==> flow/design.v <==
module distorter_pipelined_368 #(parameter INT_WIDTH = 4,
                                 FRACT_WIDTH = 12,
                                 DATA_WIDTH = INT_WIDTH + FRACT_WIDTH)
                                (input wire clk_368,
                                 input wire rst_n,
                                 input wire signed [DATA_WIDTH-1 : 0] in_r,
                                 input wire signed [DATA_WIDTH-1 : 0] in_i,
                                 input wire signed [DATA_WIDTH-1 : 0] a10_r,
                                 input wire signed [DATA_WIDTH-1 : 0] a10_i,
                                 input wire signed [DATA_WIDTH-1 : 0] a30_r,
                                 input wire signed [DATA_WIDTH-1 : 0] a30_i,
                                 input wire signed [DATA_WIDTH-1 : 0] a50_r,
                                 input wire signed [DATA_WIDTH-1 : 0] a50_i,
                                 output reg signed [DATA_WIDTH-1 : 0] out_r,
                                 output reg signed [DATA_WIDTH-1 : 0] out_i);
    wire signed [2*DATA_WIDTH-1 : 0] xin_r, xin_i;
    wire signed [DATA_WIDTH-1 : 0] xin_trunc_r, xin_trunc_i;
    wire signed [DATA_WIDTH-1 : 0] abs_squared;
    wire signed [2*DATA_WIDTH-1 : 0] abs_pwr_four;
    wire signed [DATA_WIDTH-1 : 0] abs_pwr_four_trunc;
    wire signed [2*DATA_WIDTH-1 : 0] half_mul1_r;
    wire signed [DATA_WIDTH-1 : 0] half_mul1_trunc_r;
    wire signed [2*DATA_WIDTH-1 : 0] half_mul1_i;
    wire signed [DATA_WIDTH-1 : 0] half_mul1_trunc_i;
    wire signed [DATA_WIDTH-1 : 0] add1_r;
    wire signed [DATA_WIDTH-1 : 0] add1_i;
    wire signed [2*DATA_WIDTH-1 : 0] half_mul2_r;
    wire signed [DATA_WIDTH-1 : 0] half_mul2_trunc_r;
    wire signed [2*DATA_WIDTH-1 : 0] half_mul2_i;
    wire signed [DATA_WIDTH-1 : 0] half_mul2_trunc_i;
    wire signed [DATA_WIDTH-1 : 0] add2_r;
    wire signed [DATA_WIDTH-1 : 0] add2_i;
    wire signed [2*DATA_WIDTH-1 : 0] mul1;
    wire signed [DATA_WIDTH-1 : 0] mul1_trunc;
    wire signed [2*DATA_WIDTH-1 : 0] mul2;
    wire signed [DATA_WIDTH-1 : 0] mul2_trunc;
    wire signed [2*DATA_WIDTH-1 : 0] mul3;
    wire signed [DATA_WIDTH-1 : 0] mul3_trunc;
    wire signed [2*DATA_WIDTH-1 : 0] mul4;
    wire signed [DATA_WIDTH-1 : 0] mul4_trunc;
    reg signed [DATA_WIDTH-1 : 0] in_r_reg1, in_i_reg1, in_r_reg2, in_i_reg2, in_r_reg3, in_i_reg3, in_r_reg4, in_i_reg4;
    wire signed [DATA_WIDTH-1 : 0] out_r_comb, out_i_comb;
    reg signed [DATA_WIDTH-1 : 0] a10_r_reg1, a10_i_reg1, a10_r_reg2, a10_i_reg2, a10_r_reg3, a10_i_reg3;
    reg signed [DATA_WIDTH-1 : 0] a30_r_reg1, a30_i_reg1, a30_r_reg2, a30_i_reg2;
    reg signed [DATA_WIDTH-1 : 0] a50_r_reg1, a50_i_reg1, a50_r_reg2, a50_i_reg2, a50_r_reg3, a50_i_reg3;
    reg signed [DATA_WIDTH-1 : 0] abs_squared_reg;
    reg signed [DATA_WIDTH-1 : 0] half_mul1_trunc_r_reg, half_mul1_trunc_i_reg;
    reg signed [DATA_WIDTH-1 : 0] abs_pwr_four_trunc_reg;
    reg signed [DATA_WIDTH-1 : 0] add1_r_reg, add1_i_reg;
    reg signed [DATA_WIDTH-1 : 0] half_mul2_trunc_r_reg, half_mul2_trunc_i_reg;
    reg signed [DATA_WIDTH-1 : 0] add2_r_reg;
    reg signed [DATA_WIDTH-1 : 0] add2_i_reg;
    reg signed [DATA_WIDTH-1 : 0] in_r_reg5, in_i_reg5;
    always@(posedge clk_368 or negedge rst_n)
    begin
        if (!rst_n)
        begin
            in_r_reg1              <= 'd0;
            in_i_reg1              <= 'd0;
            in_r_reg2              <= 'd0;
            in_i_reg2              <= 'd0;
            in_r_reg3              <= 'd0;
            in_i_reg3              <= 'd0;
            in_r_reg4              <= 'd0;
            in_i_reg4              <= 'd0;
            out_r                  <= 'd0;
            out_i                  <= 'd0;
            a10_r_reg1             <= 'd0;
            a10_i_reg1             <= 'd0;
            a10_r_reg2             <= 'd0;
            a10_i_reg2             <= 'd0;
            a10_r_reg3             <= 'd0;
            a10_i_reg3             <= 'd0;
            a30_r_reg1             <= 'd0;
            a30_i_reg1             <= 'd0;
            a30_r_reg2             <= 'd0;
            a30_i_reg2             <= 'd0;
            a50_r_reg1             <= 'd0;
            a50_i_reg1             <= 'd0;
            a50_r_reg2             <= 'd0;
            a50_i_reg2             <= 'd0;
            a50_r_reg3             <= 'd0;
            a50_i_reg3             <= 'd0;
            abs_squared_reg        <= 'd0;
            half_mul1_trunc_r_reg  <= 'd0;
            half_mul1_trunc_i_reg  <= 'd0;
            abs_pwr_four_trunc_reg <= 'd0;
            add1_r_reg             <= 'd0;
            add1_i_reg             <= 'd0;
            half_mul2_trunc_r_reg  <= 'd0;
            half_mul2_trunc_i_reg  <= 'd0;
            add2_r_reg             <= 'd0;
            add2_i_reg             <= 'd0;
            in_r_reg5              <= 'd0;
            in_i_reg5              <= 'd0;
        end
        else
        begin
            in_r_reg1              <= in_r;
            in_i_reg1              <= in_i;
            in_r_reg2              <= in_r_reg1;
            in_i_reg2              <= in_i_reg1;
            in_r_reg3              <= in_r_reg2;
            in_i_reg3              <= in_i_reg2;
            in_r_reg4              <= in_r_reg3;
            in_i_reg4              <= in_i_reg3;
            out_r                  <= out_r_comb;
            out_i                  <= out_i_comb;
            a10_r_reg1             <= a10_r;
            a10_i_reg1             <= a10_i;
            a10_r_reg2             <= a10_r_reg1;
            a10_i_reg2             <= a10_i_reg1;
            a10_r_reg3             <= a10_r_reg2;
            a10_i_reg3             <= a10_i_reg2;
            a30_r_reg1             <= a30_r;
            a30_i_reg1             <= a30_i;
            a30_r_reg2             <= a30_r_reg1;
            a30_i_reg2             <= a30_i_reg1;
            a50_r_reg1             <= a50_r;
            a50_i_reg1             <= a50_i;
            a50_r_reg2             <= a50_r_reg1;
            a50_i_reg2             <= a50_i_reg1;
            a50_r_reg3             <= a50_r_reg2;
            a50_i_reg3             <= a50_i_reg2;
            abs_squared_reg        <= abs_squared;
            half_mul1_trunc_r_reg  <= half_mul1_trunc_r;
            half_mul1_trunc_i_reg  <= half_mul1_trunc_i;
            abs_pwr_four_trunc_reg <= abs_pwr_four_trunc;
            add1_r_reg             <= add1_r;
            add1_i_reg             <= add1_i;
            half_mul2_trunc_r_reg  <= half_mul2_trunc_r;
            half_mul2_trunc_i_reg  <= half_mul2_trunc_i;
            add2_r_reg             <= add2_r;
            add2_i_reg             <= add2_i;
            in_r_reg5              <= in_r_reg4;
            in_i_reg5              <= in_i_reg4;
        end
    end
    assign xin_r       = in_r_reg1 * in_r_reg1;
    assign xin_trunc_r = xin_r >> (FRACT_WIDTH);
    assign xin_i       = in_i_reg1 * in_i_reg1;
    assign xin_trunc_i = xin_i >> (FRACT_WIDTH);
    assign abs_squared = xin_trunc_r + xin_trunc_i;
    assign abs_pwr_four       = abs_squared_reg * abs_squared_reg;
    assign abs_pwr_four_trunc = abs_pwr_four >> (FRACT_WIDTH);
    assign half_mul1_r       = abs_squared_reg * a30_r_reg2;
    assign half_mul1_trunc_r = half_mul1_r >> (FRACT_WIDTH);
    assign half_mul1_i       = abs_squared_reg * a30_i_reg2;
    assign half_mul1_trunc_i = half_mul1_i >> (FRACT_WIDTH);
    assign add1_r = half_mul1_trunc_r_reg + a10_r_reg3;
    assign add1_i = half_mul1_trunc_i_reg + a10_i_reg3;
    assign half_mul2_r       = abs_pwr_four_trunc_reg * a50_r_reg3;
    assign half_mul2_trunc_r = half_mul2_r >> (FRACT_WIDTH);
    assign half_mul2_i       = abs_pwr_four_trunc_reg * a50_i_reg3;
    assign half_mul2_trunc_i = half_mul2_i >> (FRACT_WIDTH);
    assign add2_r = half_mul2_trunc_r_reg + add1_r_reg;
    assign add2_i = half_mul2_trunc_i_reg + add1_i_reg;
    assign mul1       = add2_r_reg * in_r_reg5;
    assign mul1_trunc = mul1 >> (FRACT_WIDTH);
    assign mul2       = add2_i_reg * in_i_reg5;
    assign mul2_trunc = mul2 >> (FRACT_WIDTH);
    assign mul3       = add2_r_reg * in_i_reg5;
    assign mul3_trunc = mul3 >> (FRACT_WIDTH);
    assign mul4       = add2_i_reg * in_r_reg5;
    assign mul4_trunc = mul4 >> (FRACT_WIDTH);
    assign out_r_comb = mul1_trunc - mul2_trunc;
    assign out_i_comb = mul3_trunc + mul4_trunc;
endmodule
-- Tool chain data of distorter_pipelined_368
The steps from the RTL of distorter_pipelined_368 to its reports follow in flow order.
Lines are those of the file above, counted from 1.
Operators carry their Yosys type and port widths (W data, S select, Z words).
Library cell names are shortened.
The mark - stands for no value.
- top module: distorter_pipelined_368
- clock port: clk_368
- cell library: sky130hd
- timing corner: tt_025C_1v80

-- Elaborated design
Counts by Yosys on the flattened word-level netlist (proc, flatten, opt, wreduce; memories kept). Register bits leave out memories and registers merged into their read ports (data or address); mux counts leave out enables and synchronous resets folded into registers. Print and check cells are left out. Cells with the same type and inputs are merged into one.
- register bits after elaboration: 608
- bits in latches: 0
- bits in writable memories: 0
- ROM bits: 0
- clocked read ports x word width: 0
- noted memories: 0
- noted output and inout port bits: 32
- noted $add $sub $neg: 7
- $mul: 11
- div/mod/pow operators at 0
- noted $lt $le $gt $ge: 0
- noted eq/ne operators: 0
- shift-type cells at 0
- noted muxes and demuxes: 0
- bitwise logic cells: 0
- reductions and logical operators: 0
- operators with widths (cell ; number):
    $mul A16 B16 Y28 ; 11
    $add A16 B16 Y16 ; 6
    $sub A16 B16 Y16 ; 1

-- Depth
Longest topological path by Yosys (ltp), each cell counted once; first at word level (registers and memories cut), then after technology mapping (sequential cells cut; the memories' decode and read muxes count).
- depth in word-level cells: 2
- noted ABC_AREA: 0
- noted mapped depth: 34

-- Netlist
The flow's flattened synthesis, as Yosys stat reports it; memories are mapped. The netlist is that of the ABC_AREA named above (0 if unset); the other value can give another one.
Totals and module areas in this step are rounded.
- noted standard cells after synthesis: 11323
- mapped area at 110500 um^2
- area of sequential cells: 15210 um^2
- noted flip-flop cells: 608
- buffers: 420
- cells by type (cell type ; number ; area in all (um^2)):
    fa_1 ; 2448 ; 4.9E+04
    dfrtp_1 ; 608 ; 1.52E+04
    ha_1 ; 936 ; 1.17E+04
    inv_1 ; 3006 ; 1.13E+04
    and2_1 ; 965 ; 6037.04
    nand2_1 ; 1353 ; 5.08E+03
    xnor2_1 ; 350 ; 3065.44
    clkbuf_1 ; 419 ; 1.57E+03
    nor2_1 ; 276 ; 1.04E+03
    xor2_1 ; 84 ; 735.706
    a21oi_1 ; 129 ; 645.619
    nand2b_1 ; 100 ; 625.6
    o21ai_0 ; 111 ; 555.533
    nor3_1 ; 65 ; 325.312
    a21o_1 ; 42 ; 315.302
    o21a_1 ; 41 ; 307.795
    nor2b_1 ; 38 ; 237.728
    nand3_1 ; 45 ; 225.216
Not listed: further types 56, cells in them 307.

-- Path before layout
Path of least setup slack by OpenSTA after synthesis, without wires, with an ideal clock, recovery checks aside; 20% of the period is set as input and as output delay. Where synthesis merged equal registers, the netlist keeps one of their names.
- path kind: flip-flop to flip-flop
- start point: register in_i_reg5[1]
- end point: register out_r[15]
- noted period: 9000 ps
- launch time at the first pin: 0 ps
- noted arrival time: 7510 ps
- data required time at 8866 ps
- noted setup slack: 1356 ps
- noted delay of the path: 7644 ps
- stages on the path: 31
- noted buffers on the path: 2
- noted synthesis period reached: 7644 ps
"delay of the path" = arrival - input delay + setup time.
"stages on the path" counts driving pins, that of a launching flip-flop among them; a cell with two outputs on the path counts twice.
"synthesis period reached" is the clock period less the worst setup slack; recovery checks do not enter. This is arithmetic on one report: input and output delays are still those of the set period (20% each).
The rows between start and end are the longest chain of elaborated cells between them; the timing report does not say that the signal goes this way. Where chains are equally long, one stands for them.
Each line given opens the expression or statement behind the cell; cells for indexed reads and writes are added by Yosys, which also makes memories of some case tables.
- path through: dfrtp_1 > clkbuf_1 > clkbuf_1 > nand2_1 > fa_1 > fa_1 > fa_1 > fa_1 > inv_1 > fa_1 > inv_1 > fa_1 > inv_1 > ha_1 > nand2_1 > nor4b_1 > or2_2 > a21oi_1 > xnor2_1 > inv_1 > ha_1 > nor2b_1 > o21ai_0 > a21boi_0 > o21a_1 > a21oi_1 > o21ai_0 > o41ai_1 > o21ai_0 > a31oi_1 > xnor3_1
- noted length of the longest elaborated chain: 2
- elaborated cells between the ends (all ways) at 2
- those cells by class: 1 x add/sub; 1 x mul
- ends and longest elaborated chain, post-synthesis (what ; RTL line ; text):
    start, declared ; 53 ; reg signed [DATA_WIDTH-1 : 0] in_r_reg5, in_i_reg5;
    start, assigned ; 95 ; in_i_reg5              <= 'd0;
    start, assigned ; 136 ; in_i_reg5              <= in_i_reg4;
    $mul A16 B16 Y28 ; 160 ; assign mul2       = add2_i_reg * in_i_reg5;
    $sub A16 B16 Y16 ; 166 ; assign out_r_comb = mul1_trunc - mul2_trunc;
    end, assigned ; 66 ; out_r                  <= 'd0;
    end, assigned ; 107 ; out_r                  <= out_r_comb;
    end, declared ; 14 ; output reg signed [DATA_WIDTH-1 : 0] out_r,

-- Worst path after layout
Path of least setup slack in the final report of run 1 (OpenROAD, finished layout, wires in). Where an end is a register, its clock arrival counts in the times.
The path's times are printed in steps of 10 ps; the period is the one set.
- path kind: flip-flop to flip-flop
- start point: register add2_r_reg[2]
- end point: register out_i[15]
- noted period: 9430 ps
- launch time at the first pin: 700 ps
- noted arrival time: 9180 ps
- data required time at 10000 ps
- noted setup slack: 820 ps
- stages on the path: 32
- noted buffers on the path: 1
The rows between start and end are the longest chain of elaborated cells between them; the timing report does not say that the signal goes this way. Where chains are equally long, one stands for them.
- path through: dfrtp_1 > buf_4 > and2_1 > fa_1 > inv_1 > fa_1 > inv_1 > ha_1 > inv_1 > fa_1 > inv_1 > fa_1 > inv_1 > fa_1 > inv_1 > ha_1 > a2111oi_0 > o21ai_1 > a221o_1 > a41oi_1 > nor2b_1 > xnor2_1 > ha_1 > nand2_1 > nand2_1 > a31oi_1 > o21a_1 > a21oi_1 > a31o_2 > a31oi_1 > xnor3_1 > xnor2_1
- noted length of the longest elaborated chain: 2
- elaborated cells between the ends (all ways) at 2
- those cells by class: 1 x add/sub; 1 x mul
- ends and longest elaborated chain, post-layout (what ; RTL line ; text):
    start, declared ; 51 ; reg signed [DATA_WIDTH-1 : 0] add2_r_reg;
    start, assigned ; 92 ; add2_r_reg             <= 'd0;
    start, assigned ; 133 ; add2_r_reg             <= add2_r;
    $mul A16 B16 Y28 ; 162 ; assign mul3       = add2_r_reg * in_i_reg5;
    $add A16 B16 Y16 ; 167 ; assign out_i_comb = mul3_trunc + mul4_trunc;
    end, assigned ; 67 ; out_i                  <= 'd0;
    end, assigned ; 108 ; out_i                  <= out_i_comb;
    end, declared ; 15 ; output reg signed [DATA_WIDTH-1 : 0] out_i);

FLOW RESULTS
============

Settings and measured results of 6 stored flow runs for module distorter_pipelined_368 (sky130hd), not sorted in any way. The constraints put input and output delay at 20% of the set period each and load the outputs with 0.01 pF.
By "clock period achieved" is meant the clock period of the run minus its worst setup slack. This is arithmetic on one report: input and output delays are still those of the set period (20% each).
"time used up by the worst setup path": the worst setup path's part of the clock period (all of it between registers, 20% less for each end at a port) less its slack. A launch clock that arrives late makes it longer, a capture clock that arrives late makes it shorter.
"time used up by the worst setup path" is known to 10 ps.
The measured numbers are rounded.

Run 1
Settings were period_ns = 9.43; CAP_MARGIN = 20; CORE_MARGIN = 2; CORE_UTILIZATION = 40; SLEW_MARGIN = 20
- noted the utilization after layout: 43.5 %
- setup total negative slack: 0 ps
- noted the clock period achieved: 8612 ps
- die outline area at 280400 um^2
- noted the synthesis area: 110500 um^2
- standard-cell area after layout: 119200 um^2
- noted the setup slack of the worst path: 818 ps
- worst hold slack: 324 ps
- time used up by the worst setup path: 8610 ps
- worst setup path kind: flip-flop to flip-flop

Run 2
Settings were ABC_AREA = 1; CELL_PAD_IN_SITES_DETAIL_PLACEMENT = 1; CELL_PAD_IN_SITES_GLOBAL_PLACEMENT = 1; CORE_ASPECT_RATIO = 0.81; CORE_UTILIZATION = 40; CTS_CLUSTER_DIAMETER = 283; GPL_ROUTABILITY_DRIVEN = 1; GPL_TIMING_DRIVEN = 0; HOLD_SLACK_MARGIN = 0.07; MAX_ROUTING_LAYER = met4; MIN_ROUTING_LAYER = met2; PLACE_DENSITY_LB_ADDON = 0.01; SETUP_SLACK_MARGIN = -0.79; SLEW_MARGIN = 35; period_ns = 9.0; CAP_MARGIN = 20; CORE_MARGIN = 2
- noted the utilization after layout: 43.7 %
- setup total negative slack: -2433 ps
- noted the clock period achieved: 9444 ps
- die outline area at 293500 um^2
- noted the synthesis area: 115700 um^2
- standard-cell area after layout: 125600 um^2
- noted the setup slack of the worst path: -444 ps
- worst hold slack: 310 ps
- time used up by the worst setup path: 9440 ps
- worst setup path kind: flip-flop to flip-flop

Run 3
Settings were SETUP_SLACK_MARGIN = 2.32; period_ns = 8.64; CAP_MARGIN = 20; CORE_MARGIN = 2; CORE_UTILIZATION = 40; SLEW_MARGIN = 20
- noted the utilization after layout: 46.1 %
- setup total negative slack: 0 ps
- noted the clock period achieved: 7400 ps
- die outline area at 280400 um^2
- noted the synthesis area: 110500 um^2
- standard-cell area after layout: 126300 um^2
- noted the setup slack of the worst path: 1240 ps
- worst hold slack: 332 ps
- time used up by the worst setup path: 7400 ps
- worst setup path kind: flip-flop to flip-flop

Run 4
Settings were ABC_AREA = 1; CELL_PAD_IN_SITES_DETAIL_PLACEMENT = 1; CELL_PAD_IN_SITES_GLOBAL_PLACEMENT = 1; CORE_ASPECT_RATIO = 1.05; CORE_UTILIZATION = 51; CTS_CLUSTER_DIAMETER = 283; GPL_ROUTABILITY_DRIVEN = 0; HOLD_SLACK_MARGIN = 0.07; SETUP_SLACK_MARGIN = -0.79; period_ns = 9.0; CAP_MARGIN = 20; CORE_MARGIN = 2; SLEW_MARGIN = 20
- noted the utilization after layout: 54.6 %
- setup total negative slack: 0 ps
- noted the clock period achieved: 8418 ps
- die outline area at 230600 um^2
- noted the synthesis area: 115700 um^2
- standard-cell area after layout: 123300 um^2
- noted the setup slack of the worst path: 582 ps
- worst hold slack: 320 ps
- time used up by the worst setup path: 8420 ps
- worst setup path kind: flip-flop to flip-flop

Run 5
Settings were ABC_AREA = 1; CAP_MARGIN = 5; CELL_PAD_IN_SITES_GLOBAL_PLACEMENT = 1; CORE_ASPECT_RATIO = 0.75; CORE_MARGIN = 5; CORE_UTILIZATION = 46; CTS_CLUSTER_DIAMETER = 139; GPL_TIMING_DRIVEN = 1; HOLD_SLACK_MARGIN = 0.1; MAX_ROUTING_LAYER = met4; MIN_ROUTING_LAYER = met1; PLACE_DENSITY_LB_ADDON = 0.07; SETUP_SLACK_MARGIN = -0.06; SLEW_MARGIN = 40; TNS_END_PERCENT = 5; period_ns = 8.83
- noted the utilization after layout: 49.5 %
- setup total negative slack: 0 ps
- noted the clock period achieved: 8136 ps
- die outline area at 261600 um^2
- noted the synthesis area: 115700 um^2
- standard-cell area after layout: 123800 um^2
- noted the setup slack of the worst path: 694 ps
- worst hold slack: 329 ps
- time used up by the worst setup path: 8140 ps
- worst setup path kind: flip-flop to flip-flop

Run 6
Settings were CORE_UTILIZATION = 25; period_ns = 8.64; CAP_MARGIN = 20; CORE_MARGIN = 2; SLEW_MARGIN = 20
- noted the utilization after layout: 27.8 %
- setup total negative slack: 0 ps
- noted the clock period achieved: 8160 ps
- die outline area at 447200 um^2
- noted the synthesis area: 110500 um^2
- standard-cell area after layout: 122600 um^2
- noted the setup slack of the worst path: 480 ps
- worst hold slack: 258 ps
- time used up by the worst setup path: 8160 ps
- worst setup path kind: flip-flop to flip-flop
